==> flow/design.v <==
`timescale 1ns / 1ps
module Lowpass(input clk, input rst, input en, input [15:0] in, output [15:0] out);
	reg [15:0] ff [31:0];
	assign out = en ? ( ff[0] + ff[1] + ff[2]+ ff[3]+ ff[4]+ ff[5]+ ff[6]+ ff[7]+ ff[8]+ ff[9]+ ff[10]+ ff[11]+ ff[12]+ ff[13]+ ff[14]+
	ff[15]+ ff[16]+ ff[17]+ ff[18]+ ff[19]+ ff[20]+ ff[21]+ ff[22]+ ff[23]+ ff[24]+ ff[25]+ ff[26]+ ff[27]+ ff[28]+ ff[29]+ ff[30]+ ff[31]) >> 6 : 16'b0;
	integer i, j;
	always@(posedge clk or posedge rst) begin
		if(rst)
			for(i = 0; i < 32; i = i + 1)
				ff[i] <= 16'b0;
		else if(en) begin
			ff[0] <= in;
			for(i = 1; i < 32; i = i + 1)
				ff[i] <= ff[i-1];
		end
	end
endmodule
==> reports on Lowpass <==
Step by step through the tools: Lowpass
Module Lowpass before and after one edit of its RTL, step after step.
"orig" refers to lines of the RTL above, "edited" to lines of the edited file.
"delta" is "edited" less "orig", of the values as shown; "change_rel_pct" is that difference over "orig", in percent.
Library cell names are shortened.
{"block": "setup", "top": "Lowpass", "clock": "clk", "lib": "sky130hd", "lib_corner": "tt_025C_1v80"}

Edit of the RTL
Unified diff, file above to edited file.
This change comes from a script, not from a designer. The edited design behaves differently; no optimisation was intended.
begin of diff
@@ -1,5 +1,5 @@
 `timescale 1ns / 1ps
 module Lowpass(input clk, input rst, input en, input [15:0] in, output [15:0] out);
-	reg [15:0] ff [31:0];
+	reg [23:0] ff [31:0];
 	assign out = en ? ( ff[0] + ff[1] + ff[2]+ ff[3]+ ff[4]+ ff[5]+ ff[6]+ ff[7]+ ff[8]+ ff[9]+ ff[10]+ ff[11]+ ff[12]+ ff[13]+ ff[14]+
 	ff[15]+ ff[16]+ ff[17]+ ff[18]+ ff[19]+ ff[20]+ ff[21]+ ff[22]+ ff[23]+ ff[24]+ ff[25]+ ff[26]+ ff[27]+ ff[28]+ ff[29]+ ff[30]+ ff[31]) >> 6 : 16'b0;
end of diff

After elaboration
Counts by Yosys on the flattened word-level netlist (proc, flatten, opt, wreduce). Print and check cells are left out. Cells with the same type and inputs are merged into one.
{"block": "op_classes", "element": "addsub", "orig": 31, "edited": 31, "delta": 0, "change_rel_pct": 0.00}
{"block": "op_classes", "element": "mux", "orig": 1, "edited": 1, "delta": 0, "change_rel_pct": 0.00}
{"block": "op_table", "operator": "16-bit adder", "orig": 31, "edited": 0, "delta": -31, "change_rel_pct": -100.00}
{"block": "op_table", "operator": "22-bit by 16-bit adder with 22-bit output", "orig": 0, "edited": 25, "delta": 25}
{"block": "op_table", "operator": "10-bit two-way mux", "orig": 1, "edited": 0, "delta": -1, "change_rel_pct": -100.00}
{"block": "op_table", "operator": "16-bit by 16-bit adder with 17-bit output", "orig": 0, "edited": 1, "delta": 1}
{"block": "op_table", "operator": "17-bit by 16-bit adder with 18-bit output", "orig": 0, "edited": 1, "delta": 1}
{"block": "op_table", "operator": "18-bit by 16-bit adder with 19-bit output", "orig": 0, "edited": 1, "delta": 1}
{"block": "op_table", "operator": "19-bit by 16-bit adder with 20-bit output", "orig": 0, "edited": 1, "delta": 1}
{"block": "op_table", "operator": "20-bit by 16-bit adder with 21-bit output", "orig": 0, "edited": 1, "delta": 1}
{"block": "op_table", "operator": "21-bit by 16-bit adder with 22-bit output", "orig": 0, "edited": 1, "delta": 1}
{"block": "op_table", "operator": "16-bit two-way mux", "orig": 0, "edited": 1, "delta": 1}
{"block": "word_totals", "element": "word_cells", "orig": 64, "edited": 64, "delta": 0, "change_rel_pct": 0.00}
{"block": "word_totals", "element": "ff_bits", "orig": 512, "edited": 512, "delta": 0, "change_rel_pct": 0.00}
{"block": "word_totals", "element": "output_inout_bits", "orig": 16, "edited": 16, "delta": 0, "change_rel_pct": 0.00}

Longest topological paths
Longest topological path by Yosys (ltp), each cell counted once; first at word level (registers and memories cut), then after technology mapping (sequential cells cut; the memories' decode and read muxes count).
{"block": "depth", "element": "ltp_word", "orig": 32, "edited": 32, "delta": 0, "change_rel_pct": 0.00}
{"block": "depth", "element": "ABC_AREA", "orig": "0", "edited": "0"}
{"block": "depth", "element": "mapped_depth", "orig": 22, "edited": 22, "delta": 0, "change_rel_pct": 0.00}
{"block": "depth", "element": "ltp_nobuf", "orig": 22, "edited": 22, "delta": 0, "change_rel_pct": 0.00}

Netlist
The flow's flattened synthesis, as Yosys stat reports it; memories are mapped. The netlist is that of the ABC_AREA named above (0 if unset); the other value can give another one.
{"block": "mapped", "element": "seq_area_um2", "orig": 12812.3, "edited": 12812.3, "delta": 0.0, "change_rel_pct": 0.00}
{"block": "mapped", "element": "area_um2", "orig": 30239.0, "edited": 31815.5, "delta": 1576.5, "change_rel_pct": 5.21}
{"block": "mapped", "element": "n_buf", "orig": 85, "edited": 93, "delta": 8, "change_rel_pct": 9.41}
{"block": "mapped", "element": "stdcells", "orig": 2418, "edited": 2749, "delta": 331, "change_rel_pct": 13.69}
{"block": "mapped", "element": "ff_cells", "orig": 512, "edited": 512, "delta": 0, "change_rel_pct": 0.00}
{"block": "types", "type": "inv_1", "orig": 566, "edited": 724, "delta": 158, "change_rel_pct": 27.92}
{"block": "types", "type": "o21ai_0", "orig": 161, "edited": 277, "delta": 116, "change_rel_pct": 72.05}
{"block": "types", "type": "nand2_1", "orig": 191, "edited": 284, "delta": 93, "change_rel_pct": 48.69}
{"block": "types", "type": "mux2_2", "orig": 320, "edited": 242, "delta": -78, "change_rel_pct": -24.38}
{"block": "types", "type": "fa_1", "orig": 422, "edited": 473, "delta": 51, "change_rel_pct": 12.09}
{"block": "types", "type": "xnor2_1", "orig": 52, "edited": 2, "delta": -50, "change_rel_pct": -96.15}
{"block": "types", "type": "o21ai_1", "orig": 30, "edited": 0, "delta": -30, "change_rel_pct": -100.00}
{"block": "types", "type": "ha_1", "orig": 29, "edited": 45, "delta": 16, "change_rel_pct": 55.17}
{"block": "types", "type": "buf_2", "orig": 0, "edited": 15, "delta": 15}
{"block": "types", "type": "clkbuf_1", "orig": 77, "edited": 65, "delta": -12, "change_rel_pct": -15.58}
{"block": "types", "type": "a21oi_1", "orig": 5, "edited": 16, "delta": 11, "change_rel_pct": 220.00}
{"block": "types", "type": "buf_1", "orig": 2, "edited": 12, "delta": 10, "change_rel_pct": 500.00}
{"block": "types", "type": "mux2i_1", "orig": 0, "edited": 7, "delta": 7}
{"block": "types", "type": "buf_4", "orig": 6, "edited": 0, "delta": -6, "change_rel_pct": -100.00}
{"block": "types", "type": "nand2b_1", "orig": 0, "edited": 5, "delta": 5}
{"block": "types", "type": "xnor3_1", "orig": 4, "edited": 0, "delta": -4, "change_rel_pct": -100.00}
{"block": "types", "type": "nand4_1", "orig": 1, "edited": 5, "delta": 4, "change_rel_pct": 400.00}
{"block": "types", "type": "o211ai_1", "orig": 0, "edited": 4, "delta": 4}
The list need not be complete.

Path before layout
Source: OpenSTA report_checks on the synthesized netlist (no wires, ideal clock, input and output delay 20% of the period each), path of least setup slack; recovery checks are left aside. Register names are those of the netlist, which keeps one name where synthesis merged equal registers.
{"block": "synth_timing", "element": "kind", "orig": "register to output", "edited": "register to output"}
{"block": "synth_timing", "element": "from", "orig": "register ff[21][2]", "edited": "register ff[21][4]"}
{"block": "synth_timing", "element": "to", "orig": "output port out[6]", "edited": "output port out[12]"}
{"block": "synth_timing", "element": "period_ns", "orig": 10.0, "edited": 10.0, "delta": 0.0, "change_rel_pct": 0.00}
{"block": "synth_timing", "element": "arrival_time_ns", "orig": 6.100, "edited": 6.140, "delta": 0.040, "change_rel_pct": 0.66}
{"block": "synth_timing", "element": "driving_pins", "orig": 23, "edited": 21, "delta": -2, "change_rel_pct": -8.70}
{"block": "synth_timing", "element": "path_buffers", "orig": 0, "edited": 0, "delta": 0}
{"block": "synth_timing", "element": "required_time_ns", "orig": 8.000, "edited": 8.000, "delta": 0.000, "change_rel_pct": 0.00}
{"block": "synth_timing", "element": "setup_slack_ns", "orig": 1.900, "edited": 1.860, "delta": -0.040}
{"block": "synth_timing", "element": "out_delay_ns", "orig": 2.000, "edited": 2.000, "delta": 0.000, "change_rel_pct": 0.00}
{"block": "synth_timing", "element": "delay_ns", "orig": 6.100, "edited": 6.140, "delta": 0.040, "change_rel_pct": 0.66}
{"block": "synth_timing", "element": "synth_period_reached_ns", "orig": 8.1, "edited": 8.14, "delta": 0.04, "change_rel_pct": 0.49}
"delay_ns" is the arrival time less input delay plus setup time.
At an output port there is no setup time.
"driving_pins" counts driving pins, that of a launching flip-flop among them; a cell with two outputs on the path counts twice.
"synth_period_reached_ns" is the clock period less the worst setup slack; recovery checks do not enter. This is arithmetic on one report: input and output delays are still those of the set period (20% each).
Between the ends stands the longest chain of elaborated cells between them, by number of cells; it is not shown to be the way that was timed. Of several equally long chains one is given.
A line is the first line of the expression or statement that the cell stems from. Yosys adds cells for indexed reads and writes and turns some case tables into memories.
{"block": "synth_via_orig", "cell_sequence": "dfrtp_1 -> inv_1 -> fa_1 -> inv_1 -> fa_1 -> inv_1 -> fa_1 -> fa_1 -> inv_1 -> fa_1 -> fa_1 -> inv_1 -> fa_1 -> inv_1 -> fa_1 -> ha_1 -> a41oi_1 -> o21ai_1 -> and2_1 -> a221o_1 -> a31oi_1 -> xnor2_1 -> and2_1", "elab_chain_cells": 12, "cone_cells": 12, "lines_between": 1}
{"block": "synth_rtl_orig", "element": "from (decl)", "line": 3, "rtl": "reg [15:0] ff [31:0];"}
{"block": "synth_rtl_orig", "element": "from (assign)", "line": 10, "rtl": "ff[i] <= 16'b0;"}
{"block": "synth_rtl_orig", "element": "from (assign)", "line": 14, "rtl": "ff[i] <= ff[i-1];"}
{"block": "synth_rtl_orig", "element": "16-bit adder x11", "line": 4, "rtl": "assign out = en ? ( ff[0] + ff[1] + ff[2]+ ff[3]+ ff[4]+ ff[5]+ ff[6]+ ff[7]+ ff[8]+ ff[9]+ ff[10]+ ff[11]+ ff ..."}
{"block": "synth_rtl_orig", "element": "10-bit two-way mux", "line": 4}
{"block": "synth_rtl_orig", "element": "to (decl)", "line": 2, "rtl": "module Lowpass(input clk, input rst, input en, input [15:0] in, output [15:0] out);"}
{"block": "synth_via_edited", "cell_sequence": "dfrtp_1 -> inv_1 -> fa_1 -> inv_1 -> fa_1 -> inv_1 -> fa_1 -> fa_1 -> inv_1 -> fa_1 -> fa_1 -> fa_1 -> inv_1 -> fa_1 -> inv_1 -> ha_1 -> a211oi_1 -> o211ai_1 -> a41o_2 -> a211oi_1 -> mux2i_1", "elab_chain_cells": 12, "cone_cells": 12, "lines_between": 1}
{"block": "synth_rtl_edited", "element": "from (assign)", "line": 10, "rtl": "ff[i] <= 16'b0;"}
{"block": "synth_rtl_edited", "element": "from (assign)", "line": 14, "rtl": "ff[i] <= ff[i-1];"}
{"block": "synth_rtl_edited", "element": "22-bit by 16-bit adder with 22-bit output x11", "line": 4, "rtl": "assign out = en ? ( ff[0] + ff[1] + ff[2]+ ff[3]+ ff[4]+ ff[5]+ ff[6]+ ff[7]+ ff[8]+ ff[9]+ ff[10]+ ff[11]+ ff ..."}
{"block": "synth_rtl_edited", "element": "16-bit two-way mux", "line": 4}
{"block": "synth_rtl_edited", "element": "to (decl)", "line": 2, "rtl": "module Lowpass(input clk, input rst, input en, input [15:0] in, output [15:0] out);"}

Worst path after layout
From the final timing report of each run of pair 1: the path of least setup slack in the routed layout; clock arrival at registers is part of the times.
{"block": "layout_timing", "element": "kind", "orig": "register to output", "edited": "register to output"}
{"block": "layout_timing", "element": "from", "orig": "register ff[21][3]", "edited": "register ff[21][13]"}
{"block": "layout_timing", "element": "to", "orig": "output port out[4]", "edited": "output port out[14]"}
{"block": "layout_timing", "element": "period_ns", "orig": 9.66, "edited": 9.66, "delta": 0.00, "change_rel_pct": 0.00}
{"block": "layout_timing", "element": "out_delay_ns", "orig": 1.93, "edited": 1.93, "delta": 0.00, "change_rel_pct": 0.00}
{"block": "layout_timing", "element": "driving_pins", "orig": 21, "edited": 20, "delta": -1, "change_rel_pct": -4.76}
{"block": "layout_timing", "element": "arrival_time_ns", "orig": 7.39, "edited": 7.48, "delta": 0.09, "change_rel_pct": 1.22}
{"block": "layout_timing", "element": "setup_slack_ns", "orig": 0.34, "edited": 0.25, "delta": -0.09}
{"block": "layout_timing", "element": "path_buffers", "orig": 1, "edited": 1, "delta": 0, "change_rel_pct": 0.00}
{"block": "layout_timing", "element": "required_time_ns", "orig": 7.73, "edited": 7.73, "delta": 0.00, "change_rel_pct": 0.00}
Between the ends stands the longest chain of elaborated cells between them, by number of cells; it is not shown to be the way that was timed. Of several equally long chains one is given.
{"block": "layout_via_orig", "cell_sequence": "dfrtp_1 -> inv_1 -> fa_1 -> inv_1 -> fa_1 -> inv_1 -> fa_1 -> fa_1 -> inv_1 -> fa_1 -> fa_1 -> fa_1 -> fa_1 -> ha_1 -> a41oi_2 -> o21ai_1 -> and2_2 -> a221o_2 -> xor2_1 -> and2_1 -> clkdlybuf4s50_1", "elab_chain_cells": 12, "cone_cells": 12, "lines_between": 1}
{"block": "layout_rtl_orig", "element": "from (decl)", "line": 3, "rtl": "reg [15:0] ff [31:0];"}
{"block": "layout_rtl_orig", "element": "from (assign)", "line": 10, "rtl": "ff[i] <= 16'b0;"}
{"block": "layout_rtl_orig", "element": "from (assign)", "line": 14, "rtl": "ff[i] <= ff[i-1];"}
{"block": "layout_rtl_orig", "element": "16-bit adder x11", "line": 4, "rtl": "assign out = en ? ( ff[0] + ff[1] + ff[2]+ ff[3]+ ff[4]+ ff[5]+ ff[6]+ ff[7]+ ff[8]+ ff[9]+ ff[10]+ ff[11]+ ff ..."}
{"block": "layout_rtl_orig", "element": "10-bit two-way mux", "line": 4}
{"block": "layout_rtl_orig", "element": "to (decl)", "line": 2, "rtl": "module Lowpass(input clk, input rst, input en, input [15:0] in, output [15:0] out);"}
{"block": "layout_via_edited", "cell_sequence": "dfrtp_1 -> inv_1 -> fa_1 -> inv_1 -> fa_1 -> fa_1 -> inv_1 -> fa_1 -> inv_1 -> fa_1 -> fa_1 -> fa_1 -> fa_1 -> ha_1 -> a21o_1 -> a31oi_1 -> o221ai_1 -> a21oi_4 -> mux2i_1 -> clkdlybuf4s50_1", "elab_chain_cells": 12, "cone_cells": 12, "lines_between": 1}
{"block": "layout_rtl_edited", "element": "from (assign)", "line": 10, "rtl": "ff[i] <= 16'b0;"}
{"block": "layout_rtl_edited", "element": "from (assign)", "line": 14, "rtl": "ff[i] <= ff[i-1];"}
{"block": "layout_rtl_edited", "element": "22-bit by 16-bit adder with 22-bit output x11", "line": 4, "rtl": "assign out = en ? ( ff[0] + ff[1] + ff[2]+ ff[3]+ ff[4]+ ff[5]+ ff[6]+ ff[7]+ ff[8]+ ff[9]+ ff[10]+ ff[11]+ ff ..."}
{"block": "layout_rtl_edited", "element": "16-bit two-way mux", "line": 4}
{"block": "layout_rtl_edited", "element": "to (decl)", "line": 2, "rtl": "module Lowpass(input clk, input rst, input en, input [15:0] in, output [15:0] out);"}

Measured runs
Both versions went through the flow (Yosys, OpenROAD) with the same settings in each pair. Constraints: input delay and output delay 20% of the set period each, output load 0.01 pF.
{"block": "flow_settings_pair_1", "CORE_UTILIZATION": 40, "period_ns": 9.66, "CAP_MARGIN": 20, "CORE_MARGIN": 2, "SLEW_MARGIN": 20}
{"block": "results_pair_1", "element": "timing.hold.ws_ns", "orig": 0.484, "edited": 0.477, "delta": -0.007}
{"block": "results_pair_1", "element": "yosys.chip_area_um2", "orig": 30239.0, "edited": 31815.5, "delta": 1576.5, "change_rel_pct": 5.21}
{"block": "results_pair_1", "element": "timing.setup.tns_ns", "orig": 0.000, "edited": 0.000, "delta": 0.000}
{"block": "results_pair_1", "element": "finish.utilization_frac", "orig": 0.447, "edited": 0.446, "delta": -0.001}
{"block": "results_pair_1", "element": "ws_setup_ns", "orig": 0.338, "edited": 0.247, "delta": -0.091}
{"block": "results_pair_1", "element": "final_cell_area_um2", "orig": 33387.0, "edited": 35193.8, "delta": 1806.8, "change_rel_pct": 5.41}
{"block": "results_pair_1", "element": "die_area_um2", "orig": 77813.1, "edited": 81810.3, "delta": 3997.2, "change_rel_pct": 5.14}
{"block": "flow_settings_pair_2", "ABC_AREA": 1, "CORE_MARGIN": 4, "CORE_UTILIZATION": 67, "GPL_ROUTABILITY_DRIVEN": 0, "HOLD_SLACK_MARGIN": 0.07, "PLACE_DENSITY_LB_ADDON": 0.03, "SLEW_MARGIN": 15, "period_ns": 6.18, "CAP_MARGIN": 20}
{"block": "results_pair_2", "element": "timing.hold.ws_ns", "orig": 0.480, "edited": 0.471, "delta": -0.009}
{"block": "results_pair_2", "element": "yosys.chip_area_um2", "orig": 30705.7, "edited": 31863.1, "delta": 1157.4, "change_rel_pct": 3.77}
{"block": "results_pair_2", "element": "timing.setup.tns_ns", "orig": -18.472, "edited": -26.287, "delta": -7.815}
{"block": "results_pair_2", "element": "finish.utilization_frac", "orig": 0.781, "edited": 0.794, "delta": 0.013}
{"block": "results_pair_2", "element": "ws_setup_ns", "orig": -1.967, "edited": -1.753, "delta": 0.214}
{"block": "results_pair_2", "element": "final_cell_area_um2", "orig": 35454.0, "edited": 37141.9, "delta": 1687.9, "change_rel_pct": 4.76}
{"block": "results_pair_2", "element": "die_area_um2", "orig": 49319.5, "edited": 51109.9, "delta": 1790.4, "change_rel_pct": 3.63}
